==> flow/design.v <==
module dummydecoder(
    input [31:0] instr,       
    output reg [5:0] op,      
    output reg [4:0] rs1,     
    output reg [4:0] rs2,     
    output reg [4:0] rd,      
    input  [31:0] r_rv2,      
    output reg [31:0] rv2,    
    output reg we             
);
    always @* begin
        case({instr[14:12], instr[6:0]})
            10'b0000010011 : begin op = 0; rv2 = {{20{instr[31]}},instr[31:20]}; we = 1;end			 
            10'b0100010011 : begin op = 1; rv2 = {{20{instr[31]}},instr[31:20]}; we = 1;end			 
            10'b0110010011 : begin op = 2; rv2 = {{20{instr[31]}},instr[31:20]}; we = 1;end			 
            10'b1000010011 : begin op = 3; rv2 = {{20{instr[31]}},instr[31:20]}; we = 1;end			 
            10'b1100010011 : begin op = 4; rv2 = {{20{instr[31]}},instr[31:20]}; we = 1;end			 
            10'b1110010011 : begin op = 5; rv2 = {{20{instr[31]}},instr[31:20]}; we = 1;end			 
            10'b0010010011 : begin op = 6; rv2 = {{20{instr[31]}},instr[31:20]}; we = 1;end			 
            10'b1010010011 : begin op = instr[30] ? 8 : 7;  rv2 = instr[24:20]; we = 1;end	 
            10'b0000110011 : begin op = instr[30] ? 10 : 9; rv2 = r_rv2; we = 1;end	 
		    10'b0010110011 : begin op = 11; rv2 = r_rv2; we = 1;end			    
		    10'b0100110011 : begin op = 12; rv2 = r_rv2; we = 1;end			    
		    10'b0110110011 : begin op = 13; rv2 = r_rv2; we = 1;end			    
		    10'b1000110011 : begin op = 14; rv2 = r_rv2; we = 1;end			    
            10'b1010110011 : begin op = instr[30] ? 16 : 15; rv2 = r_rv2; we = 1;end	 
		    10'b1100110011 : begin op = 17; rv2 = r_rv2; we = 1;end			    
		    10'b1110110011 : begin op = 18; rv2 = r_rv2; we = 1;end			    
            10'b0000000011 : begin op = 19; rv2 = r_rv2; we = 1;end             
            10'b0010000011 : begin op = 20; rv2 = r_rv2; we = 1;end             
            10'b0100000011 : begin op = 21; rv2 = r_rv2; we = 1;end             
            10'b1000000011 : begin op = 22; rv2 = r_rv2; we = 1;end             
            10'b1010000011 : begin op = 23; rv2 = r_rv2; we = 1;end             
            10'b0000100011 : begin op = 24; rv2 = r_rv2; we = 0;end             
            10'b0010100011 : begin op = 25; rv2 = r_rv2; we = 0;end             
            10'b0100100011 : begin op = 26; rv2 = r_rv2; we = 0;end             
            10'b0001100011 : begin op = 31; rv2 = r_rv2; we = 0;end             
            10'b0011100011 : begin op = 32; rv2 = r_rv2; we = 0;end             
            10'b1001100011 : begin op = 33; rv2 = r_rv2; we = 0;end             
            10'b1011100011 : begin op = 34; rv2 = r_rv2; we = 0;end             
            10'b1101100011 : begin op = 35; rv2 = r_rv2; we = 0;end             
            10'b1111100011 : begin op = 36; rv2 = r_rv2; we = 0;end             
            10'b0001100111 : begin op = 30; rv2 = r_rv2; we = 1;end             
            default:begin
                 case (instr[6:0])
            7'b1101111 : begin op = 29; rv2 = r_rv2; we = 1;end             
            7'b0110111 : begin op = 27; rv2 = r_rv2; we = 1;end             
            7'b0010111 : begin op = 28; rv2 = r_rv2; we = 1;end             
                     default:begin op = 0; we = 0;rv2=r_rv2; end
        endcase
            end
	endcase
     rs1 = instr [19:15];
     rs2 = instr [24:20];
     rd  = instr [11:7];
    end
endmodule
module alu32(
    input [5:0] op,       
    input [31:0] rv1,     
    input [31:0] rv2,     
    output reg [31:0] rvout,   
    input [31:0] drdata,
    output reg [31:0] dwdata,
    output reg [3:0] dwe,
    input [31:0] daddr,
    input [31:0] iaddr,
    input [31:0] instr
);
    always @* begin
        case(op)
            0 : begin rvout = rv1 + rv2; dwe = 0; dwdata = 0; end   
            1 : begin rvout = $signed(rv1) < $signed(rv2); dwe = 0; dwdata = 0;end  
            2 : begin rvout = rv1 < rv2; dwe = 0; dwdata = 0;end  
            3 : begin rvout = rv1 ^ rv2; dwe = 0; dwdata = 0;end  
            4 : begin rvout = rv1 | rv2; dwe = 0; dwdata = 0;end  
            5 : begin rvout = rv1 & rv2; dwe = 0; dwdata = 0;end  
            6 : begin rvout = rv1 << rv2[4:0]; dwe = 0; dwdata = 0;end  
            7 : begin rvout = rv1 >> rv2[4:0]; dwe = 0; dwdata = 0;end  
            8 : begin rvout = $signed(rv1) >>> rv2[4:0]; dwe = 0; dwdata = 0;end  
            9 : begin rvout = rv1 + rv2; dwe = 0; dwdata = 0;end  
            10: begin rvout = rv1 - rv2; dwe = 0; dwdata = 0;end  
            11: begin rvout = rv1 << rv2[4:0]; dwe = 0; dwdata = 0;end  
            12: begin rvout = $signed(rv1) < $signed(rv2); dwe = 0; dwdata = 0;end  
            13: begin rvout = rv1 < rv2; dwe = 0; dwdata = 0;end  
            14: begin rvout = rv1 ^ rv2; dwe = 0; dwdata = 0;end  
            15: begin rvout = rv1 >> rv2[4:0]; dwe = 0; dwdata = 0;end  
            16: begin rvout = $signed(rv1) >>> rv2[4:0]; dwe = 0; dwdata = 0;end  
            17: begin rvout = rv1 | rv2; dwe = 0; dwdata = 0;end  
            18: begin rvout = rv1 & rv2; dwe = 0; dwdata = 0;end  
            19 : begin dwe = 0;dwdata = 0;            
            case (daddr[1:0])
                2'b00: rvout = {{24{drdata[7]}}, drdata[7:0]};    
                2'b01: rvout = {{24{drdata[15]}}, drdata[15:8]};  
                2'b10: rvout = {{24{drdata[23]}}, drdata[23:16]};
                2'b11: rvout = {{24{drdata[31]}}, drdata[31:24]};
                default : rvout = {{24{drdata[7]}}, drdata[7:0]};
            endcase
                end                                                      
            20 : begin  dwe = 0; dwdata = 0;
                case (daddr[1:0])
                    2'b00: rvout = {{16{drdata[15]}}, drdata[15:0]};
                    2'b10: rvout = {{16{drdata[31]}}, drdata[31:16]};
                    default : rvout = {{16{drdata[15]}}, drdata[15:0]};
                endcase
                end                                                      
            21 : begin rvout = drdata; dwe = 0; dwdata = 0; end                          
            22 : begin dwe = 0;dwdata = 0; 
                case (daddr[1:0])
                    2'b00: rvout = {{24{1'b0}}, drdata[7:0]};
                    2'b01: rvout = {{24{1'b0}}, drdata[15:8]};
                    2'b10: rvout = {{24{1'b0}}, drdata[23:16]};
                    2'b11: rvout = {{24{1'b0}}, drdata[31:24]};
                    default : rvout = {{24{1'b0}}, drdata[7:0]};
                endcase
                end                                                      
            23 : begin dwe = 0; dwdata = 0; 
                case (daddr[1:0])
                    2'b00: rvout = {{16{1'b0}}, drdata[15:0]};
                    2'b10: rvout = {{16{1'b0}}, drdata[31:16]};
                    default : rvout = {{16{1'b0}}, drdata[15:0]};
                endcase
                end                                                     
            24 : begin dwdata = {4{rv2[7:0]}}; rvout = 0;
                case(daddr[1:0])
                    2'b00: dwe = 4'b0001;         
                    2'b01: dwe = 4'b0010;         
                    2'b10: dwe = 4'b0100;         
                    2'b11: dwe = 4'b1000;         
                    default : dwe = 4'b0001; 
                endcase 
            end                                                             
            25 : begin dwdata = {2{rv2[15:0]}}; rvout = 0;
                case(daddr[1:0])
                    2'b00: dwe = 4'b0011;        
                    2'b10: dwe = 4'b1100;
                    default : dwe = 4'b0011;
                endcase
            end                                                              
            26 : begin dwdata = rv2; dwe = 4'b1111; rvout = 0; end                      
            27: begin rvout = {instr[31:12],{12{1'b0}}}; dwe = 0; dwdata = 0;end  
            28: begin rvout = iaddr + {instr[31:12],{12{1'b0}}}; dwe = 0; dwdata = 0;end  
            29: begin rvout = iaddr +4; dwe = 0; dwdata = 0;end  
            30: begin rvout = iaddr +4; dwe = 0; dwdata = 0;end  
            31: begin dwe = 0; dwdata = 0; rvout = 0; end       
            32: begin dwe = 0; rvout = 0; dwdata = 0; end  
            33: begin dwe = 0; rvout = 0; dwdata = 0; end  
            34: begin dwe = 0; rvout = 0; dwdata = 0; end  
            35: begin dwe = 0; rvout = 0; dwdata = 0; end  
            36: begin dwe = 0; rvout = 0; dwdata = 0; end  
            default : begin rvout =0; dwe = 0; dwdata = 0; end 
        endcase
    end
endmodule
module regfile(
    input [4:0] rs1,      
    input [4:0] rs2,      
    input [4:0] rd,       
    input we,             
    input [31:0] wdata,   
    output reg [31:0] rv1,    
    output reg [31:0] rv2,    
    input clk,             
    input [5:0] op,
    input [31:0] instr,
    output reg [31:0] daddr,
    input [31:0] iaddr
);
    reg [31:0] memory [0:31];
    always @* begin
        rv1 = (rs1 == 0) ? 32'd0 : memory[rs1];
        rv2 = (rs2 == 0) ? 32'd0 : memory[rs2];
        case(op)
            19,20,21,22,
            23: daddr = rv1 + {{20{instr[31]}},instr[31:20]};
            24,25,
            26: daddr = rv1 + {{ 20{instr[31]}},instr[31:25],instr[11:7]};
            default : daddr = 0;   
        endcase 
    end
    always @(posedge clk) begin   
        if(we == 1 & rd!= 0) begin
            memory[rd] <= wdata;
         end
    end
endmodule
module cpu (
    input clk, 
    input reset,
    output reg [31:0] iaddr,
    input [31:0] idata,
    output reg [31:0] daddr,
    input [31:0] drdata,
    output reg [31:0] dwdata,
    output reg [3:0] dwe
);
    wire [31:0] daddr1, dwdata1;  
    wire [3:0] dwe1;
    wire [5:0] op;
    wire [31:0] rv1, rv2, rvout, r_rv2, wdata;
    wire [4:0] rs1, rs2, rd;
    wire we;
    alu32 u1(
        .op(op),
        .rv1(rv1),            
        .rv2(rv2),
        .rvout(rvout),
        .drdata(drdata),      
        .dwdata(dwdata1),     
        .dwe(dwe1),
        .daddr(daddr1),
        .iaddr(iaddr),
        .instr(idata)
    );
    regfile u2(
        .rs1(rs1),
        .rs2(rs2),
        .rd(rd),
        .we(we),
        .wdata(rvout),
        .rv1(rv1),
        .rv2(r_rv2),
        .clk(clk),
        .op(op),
        .instr(idata),
        .daddr(daddr1)
    );
    dummydecoder u3(
        .instr(idata),
        .op(op),
        .rs1(rs1),
        .rs2(rs2),
        .rd(rd),
        .r_rv2(r_rv2),
        .rv2(rv2),
        .we(we)
    );
    always @* begin
        if (reset) begin
           daddr = 0;
           dwdata = 0;
           dwe = 0;
        end
        else begin
           daddr = daddr1;
           dwdata = dwdata1;
           dwe = dwe1;
        end
    end
    wire [31:0] imm_j = {{12{idata[31]}},idata[19:12],idata[20],idata[30:21],1'b0};
    wire [31:0] imm_b = {{20{idata[31]}},idata[7],idata[30:25],idata[11:8],1'b0};
    wire [31:0] jalr_t = rv1 + {{20{idata[31]}},idata[31:20]};
    reg  [31:0] pc_next;
    always @* begin  
        case(op)
            29 : pc_next = iaddr + imm_j;  
            30 : pc_next = {jalr_t[31:1], 1'b0};  
            31 : pc_next = (rv1 == rv2) ? iaddr + imm_b : iaddr + 4;  
            32 : pc_next = (rv1 != rv2) ? iaddr + imm_b : iaddr + 4;  
            33 : pc_next = ($signed(rv1) < $signed(rv2)) ? iaddr + imm_b : iaddr + 4;  
            34 : pc_next = ($signed(rv1) >= $signed(rv2)) ? iaddr + imm_b : iaddr + 4;  
            35 : pc_next = (rv1 < rv2) ? iaddr + imm_b : iaddr + 4;  
            36 : pc_next = (rv1 >= rv2) ? iaddr + imm_b : iaddr + 4;  
            default : pc_next = iaddr + 4;
        endcase
    end       
    always @(posedge clk) begin  
        if (reset) begin
            iaddr <= 0;
        end else begin
            iaddr <= pc_next;
        end
    end
endmodule
# Step by step through the tools: cpu
# The steps from the RTL of cpu to its reports follow in flow order.
# Line numbers count from 1 in the design file above.
# Operators carry their Yosys type and port widths (W data, S select, Z words).
# Not given: -
[design]
top = "cpu"
clock_port = "clk"
library = "sky130hd"
corner = "tt_025C_1v80"

# After elaboration
# Yosys after proc, flatten, opt, wreduce and memory -nomap, before mapping. Enables and synchronous resets that opt folds into registers are not counted as muxes. Memory bits, and registers merged into a memory's read port (data or address), are not among the register bits. Print and check cells are not counted.
# Memory sizes are those after Yosys's memory passes, which may raise the word count (mostly to a power of two), join words into wider ones and drop unused or constant bits.
[op_classes]
n_addsub = 8
n_cmp = 6
equal = 75
shifts = 3
mux = 33
n_logic = 4
n_reduce_logical = 21
[ops]
columns = ["operator", "n"]
rows = [
  ["$pmux W32 S18", 1],
  ["$mux W32", 12],
  ["$pmux W32 S8", 1],
  ["$pmux W32 S4", 2],
  ["$add A32 B32 Y32", 6],
  ["$pmux W6 S31", 1],
  ["$eq A10 B10 Y1 const B", 14],
  ["$lt A32 B32 Y1", 4],
  ["$pmux W32 S2", 2],
  ["$eq A6 B5 Y1 const B", 16],
  ["$pmux W32 S3", 1],
  ["$ge A32 B32 Y1", 2],
  ["$eq A10 B9 Y1 const B", 6],
  ["$eq A10 B8 Y1 const B", 5],
  ["$eq A6 B4 Y1 const B", 8],
  ["$add A32 B3 Y32 const B", 1],
  ["$sub A32 B32 Y32", 1],
  ["$eq A32 B32 Y1", 1],
  ["$ne A32 B32 Y1", 1],
  ["$and A32 B32 Y32", 1],
  ["$or A32 B32 Y32", 1],
  ["$xor A32 B32 Y32", 1],
  ["$shl A32 B5 Y32", 1],
  ["$shr A32 B5 Y32", 1],
  ["$sshr A32 B5 Y32", 1],
  ["$eq A6 B6 Y1 const B", 5],
  ["$eq A6 B3 Y1 const B", 4],
  ["$reduce_or A22 Y1", 1],
]
# Not listed: further kinds 30, cells in them 49.
[word_totals]
reg_bits = 32
ramBits = 1024
mem_count = 1
out_inout_bits = 100
elab_cells = 152
[mem_list]
columns = ["memory", "words", "word_bits", "rd", "wr", "line", "rtl"]
rows = [
  ["u2.memory", 32, 32, 2, 1, 169, "reg [31:0] memory [0:31];"],
]

# Longest topological paths
# Yosys ltp: most cells in a row. Word level: on the elaborated netlist, between registers, memories and ports. Mapped: between sequential cells and ports; inverters and the memories' decode and read muxes count.
[logic_depth]
depth_word = 10
ABC_AREA = 0
ltp_mapped = 28
ltp_nobuf = 20

# Netlist
# Yosys stat after the flow's synthesis: flattened, memories mapped to cells. It holds for the ABC_AREA given above (unset counts as 0); a run with the other value may have another netlist.
[mapped]
stdcells = 5329
mapped_area_um2 = 67180.7
sequential_area_um2 = 31370.1
ff_cells = 1055
[types]
columns = ["type", "n", "area_total_um2"]
rows = [
  ["sky130_fd_sc_hd__edfxtp_1", 1024, 3.07E+04],
  ["sky130_fd_sc_hd__mux4_2", 511, 1.15E+04],
  ["sky130_fd_sc_hd__mux2i_1", 257, 2.57E+03],
  ["sky130_fd_sc_hd__ha_1", 188, 2.35E+03],
  ["sky130_fd_sc_hd__a21oi_1", 386, 1.93E+03],
  ["sky130_fd_sc_hd__nor2_1", 356, 1.34E+03],
  ["sky130_fd_sc_hd__nand2_1", 308, 1.16E+03],
  ["sky130_fd_sc_hd__o21ai_0", 230, 1.15E+03],
  ["sky130_fd_sc_hd__clkbuf_1", 232, 870.835],
  ["sky130_fd_sc_hd__xnor2_1", 85, 744.464],
  ["sky130_fd_sc_hd__mux2_2", 62, 698.17],
  ["sky130_fd_sc_hd__a221oi_1", 78, 683.155],
  ["sky130_fd_sc_hd__a21o_1", 87, 653.126],
  ["sky130_fd_sc_hd__a211oi_1", 83, 623.098],
  ["sky130_fd_sc_hd__dfxtp_1", 31, 620.595],
  ["sky130_fd_sc_hd__buf_2", 112, 560.538],
  ["sky130_fd_sc_hd__o22ai_1", 82, 512.992],
  ["sky130_fd_sc_hd__nand3_1", 101, 505.485],
]
# Not listed: further types 83, cells in them 1116.
# The figures by module come from a second, unflattened synthesis with its own total; it is not the netlist above.
[hier_totals]
hier_cells = 5287
area_unflattened_um2 = 69251.4
# Rows give one instance, submodules left out.
[modules]
columns = ["mod", "n_inst", "n_cells", "area_um2", "mod_seq_area_um2"]
rows = [
  ["regfile", 1, 2268, 48746.8, 30749.5],
  ["alu32", 1, 1761, 11638.7, 0.0],
  ["cpu", 1, 1090, 7688.6, 620.6],
  ["dummydecoder", 1, 168, 1177.4, 0.0],
]

# Path before layout
# Source: OpenSTA report_checks on the synthesized netlist (no wires, ideal clock, input and output delay 20% of the period each), path of least setup slack; recovery checks are left aside. Register names are those of the netlist, which keeps one name where synthesis merged equal registers.
[synth_path]
path_kind = "input-to-output"
from = "input idata[17]"
to = "output daddr[28]"
clock_period_ps = 11000
out_delay_ps = 2200
launch_ps = 2200
arrival_time_ps = 6830
setup_slack_ps = 1970
delay_ps = 4630
driving_pins = 23
path_buffers = 7
period_less_setup_slack_ps = 9030
# "delay_ps" = arrival - input delay + setup time.
# At an output port there is no setup time.
# "driving_pins": output pins that drive a net of the path, with the launching flip-flop's if there is one; two outputs of one cell count as two.
# "period_less_setup_slack_ps" is the clock period less the worst setup slack; recovery checks do not enter. This is arithmetic on one report: input and output delays are still those of the set period (20% each).
# The rows between start and end are the longest chain of elaborated cells between them; the timing report does not say that the signal goes this way. Where chains are equally long, one stands for them.
# A line is the first line of the expression or statement that the cell stems from. Yosys adds cells for indexed reads and writes and turns some case tables into memories.
# A memory read counts as a cell of the chain, while the word-level depth stops at memories.
[synth_via]
cell_sequence = "sky130_fd_sc_hd__buf_4 sky130_fd_sc_hd__buf_2 sky130_fd_sc_hd__buf_2 sky130_fd_sc_hd__buf_2 sky130_fd_sc_hd__buf_2 sky130_fd_sc_hd__buf_2 sky130_fd_sc_hd__a211oi_1 sky130_fd_sc_hd__nor4_1 sky130_fd_sc_hd__ha_1 sky130_fd_sc_hd__inv_1 sky130_fd_sc_hd__fa_1 sky130_fd_sc_hd__nor2b_1 sky130_fd_sc_hd__o21ai_0 sky130_fd_sc_hd__a21boi_0 sky130_fd_sc_hd__o21ai_0 sky130_fd_sc_hd__nand2b_1 sky130_fd_sc_hd__buf_1 sky130_fd_sc_hd__a21o_1 sky130_fd_sc_hd__a21oi_1 sky130_fd_sc_hd__o21ai_0 sky130_fd_sc_hd__a31oi_1 sky130_fd_sc_hd__o22ai_1 sky130_fd_sc_hd__mux2_2"
elab_chain_cells = 5
cone_cells = 7
[synth_rtl]
columns = ["element", "line", "rtl"]
rows = [
  ["from (decl)", 191, "input [31:0] idata,"],
  ["$mem_v2 Z32 W32", 169, "reg [31:0] memory [0:31];"],
  ["$mux W32", 171, "rv1 = (rs1 == 0) ? 32'd0 : memory[rs1];"],
  ["$add A32 B32 Y32", 177, "26: daddr = rv1 + {{ 20{instr[31]}},instr[31:25],instr[11:7]};"],
  ["$pmux W32 S2", 173, "case(op)"],
  ["$mux W32", 239, "if (reset) begin"],
  ["to (decl)", 192, "output reg [31:0] daddr,"],
]

# Path in the finished layout
# Path of least setup slack in the final report of entry A (OpenROAD, finished layout, wires in). Where an end is a register, its clock arrival counts in the times.
# The path's times are printed in steps of 10 ps; the period is the one set.
[layout_path]
path_kind = "input-to-output"
from = "input idata[18]"
to = "output daddr[28]"
clock_period_ps = 11000
out_delay_ps = 2200
launch_ps = 2200
arrival_time_ps = 8260
setup_slack_ps = 540
driving_pins = 20
path_buffers = 5
# The rows between start and end are the longest chain of elaborated cells between them; the timing report does not say that the signal goes this way. Where chains are equally long, one stands for them.
# A memory read counts as a cell of the chain, while the word-level depth stops at memories.
[layout_via]
cell_sequence = "sky130_fd_sc_hd__buf_2 sky130_fd_sc_hd__or3b_2 sky130_fd_sc_hd__buf_4 sky130_fd_sc_hd__buf_4 sky130_fd_sc_hd__o22ai_1 sky130_fd_sc_hd__or3_1 sky130_fd_sc_hd__a211oi_1 sky130_fd_sc_hd__nor4_2 sky130_fd_sc_hd__buf_4 sky130_fd_sc_hd__ha_1 sky130_fd_sc_hd__a21boi_0 sky130_fd_sc_hd__o21ai_0 sky130_fd_sc_hd__nand2b_1 sky130_fd_sc_hd__a21o_1 sky130_fd_sc_hd__a21oi_1 sky130_fd_sc_hd__o21ai_0 sky130_fd_sc_hd__a31oi_1 sky130_fd_sc_hd__o22ai_1 sky130_fd_sc_hd__mux2_2 sky130_fd_sc_hd__clkdlybuf4s50_1"
elab_chain_cells = 5
cone_cells = 7
[layout_rtl]
columns = ["element", "line", "rtl"]
rows = [
  ["from (decl)", 191, "input [31:0] idata,"],
  ["$mem_v2 Z32 W32", 169, "reg [31:0] memory [0:31];"],
  ["$mux W32", 171, "rv1 = (rs1 == 0) ? 32'd0 : memory[rs1];"],
  ["$add A32 B32 Y32", 177, "26: daddr = rv1 + {{ 20{instr[31]}},instr[31:25],instr[11:7]};"],
  ["$pmux W32 S2", 173, "case(op)"],
  ["$mux W32", 239, "if (reset) begin"],
  ["to (decl)", 192, "output reg [31:0] daddr,"],
]

# Stored flow runs of cpu (6 of them; Yosys, OpenROAD, sky130hd). They differ in their settings and are not a sequence. Constraints: input delay and output delay 20% of the set period each, output load 0.01 pF.
# "total_power_uw" rests on the timing tool's default activity at the inputs, not on a simulated workload.

[[run]]
name = "entry A"
[run.settings]
CORE_UTILIZATION = 40
PLACE_DENSITY = 0.6
period_ns = 11.0
CAP_MARGIN = 20
CORE_MARGIN = 2
SLEW_MARGIN = 20
[run.results]
synthesis_area_um2 = 67180.7
total_die_area_um2 = 171247.0
final_stdcell_area_um2 = 76183.1
setup_ws_ps = 542
timing.setup.tns_ps = 0
total_power_uw = 12188

[[run]]
name = "entry B"
[run.settings]
ABC_AREA = 0
CELL_PAD_IN_SITES_DETAIL_PLACEMENT = 1
CELL_PAD_IN_SITES_GLOBAL_PLACEMENT = 1
CORE_MARGIN = 2
CORE_UTILIZATION = 22
CTS_CLUSTER_SIZE = 37
HOLD_SLACK_MARGIN = 0.25
MAX_ROUTING_LAYER = "met5"
MIN_ROUTING_LAYER = "met1"
PLACE_DENSITY = 0.91
SETUP_SLACK_MARGIN = 1.34
TNS_END_PERCENT = 65
period_ns = 7.28
CAP_MARGIN = 20
SLEW_MARGIN = 20
[run.results]
synthesis_area_um2 = 67180.7
total_die_area_um2 = 309804.0
final_stdcell_area_um2 = 93256.9
setup_ws_ps = -480
timing.setup.tns_ps = -33791
total_power_uw = 21981

[[run]]
name = "entry C"
[run.settings]
ABC_AREA = 1
CELL_PAD_IN_SITES_GLOBAL_PLACEMENT = 1
CORE_MARGIN = 2
CORE_UTILIZATION = 22
CTS_CLUSTER_SIZE = 37
HOLD_SLACK_MARGIN = 0.28
MAX_ROUTING_LAYER = "met5"
MIN_ROUTING_LAYER = "met1"
SETUP_SLACK_MARGIN = 1.34
TNS_END_PERCENT = 65
period_ns = 7.28
CAP_MARGIN = 20
SLEW_MARGIN = 20
[run.results]
synthesis_area_um2 = 73904.6
total_die_area_um2 = 340583.0
final_stdcell_area_um2 = 97597.4
setup_ws_ps = 745
timing.setup.tns_ps = 0
total_power_uw = 22270

[[run]]
name = "entry D"
[run.settings]
CAP_MARGIN = 0
CELL_PAD_IN_SITES_GLOBAL_PLACEMENT = 3
CORE_MARGIN = 6
CORE_UTILIZATION = 50
CTS_CLUSTER_DIAMETER = 229
HOLD_SLACK_MARGIN = 0.18
MAX_ROUTING_LAYER = "met4"
PLACE_DENSITY = 0.9
SLEW_MARGIN = 35
TNS_END_PERCENT = 50
period_ns = 6.03
[run.results]
synthesis_area_um2 = 67180.7
total_die_area_um2 = 143304.0
final_stdcell_area_um2 = 92164.6
setup_ws_ps = -475
timing.setup.tns_ps = -113356
total_power_uw = 25546

[[run]]
name = "entry E"
[run.settings]
CORE_UTILIZATION = 40
PLACE_DENSITY = 0.6
period_ns = 10.6
CAP_MARGIN = 20
CORE_MARGIN = 2
SLEW_MARGIN = 20
[run.results]
synthesis_area_um2 = 67180.7
total_die_area_um2 = 171247.0
final_stdcell_area_um2 = 76719.8
setup_ws_ps = 358
timing.setup.tns_ps = 0
total_power_uw = 12901

[[run]]
name = "entry F"
[run.settings]
CELL_PAD_IN_SITES_GLOBAL_PLACEMENT = 2
CORE_MARGIN = 6
TNS_END_PERCENT = 5
period_ns = 11.0
CAP_MARGIN = 20
CORE_UTILIZATION = 40
SLEW_MARGIN = 20
[run.results]
synthesis_area_um2 = 67180.7
total_die_area_um2 = 177932.0
final_stdcell_area_um2 = 76523.4
setup_ws_ps = 680
timing.setup.tns_ps = 0
total_power_uw = 12497
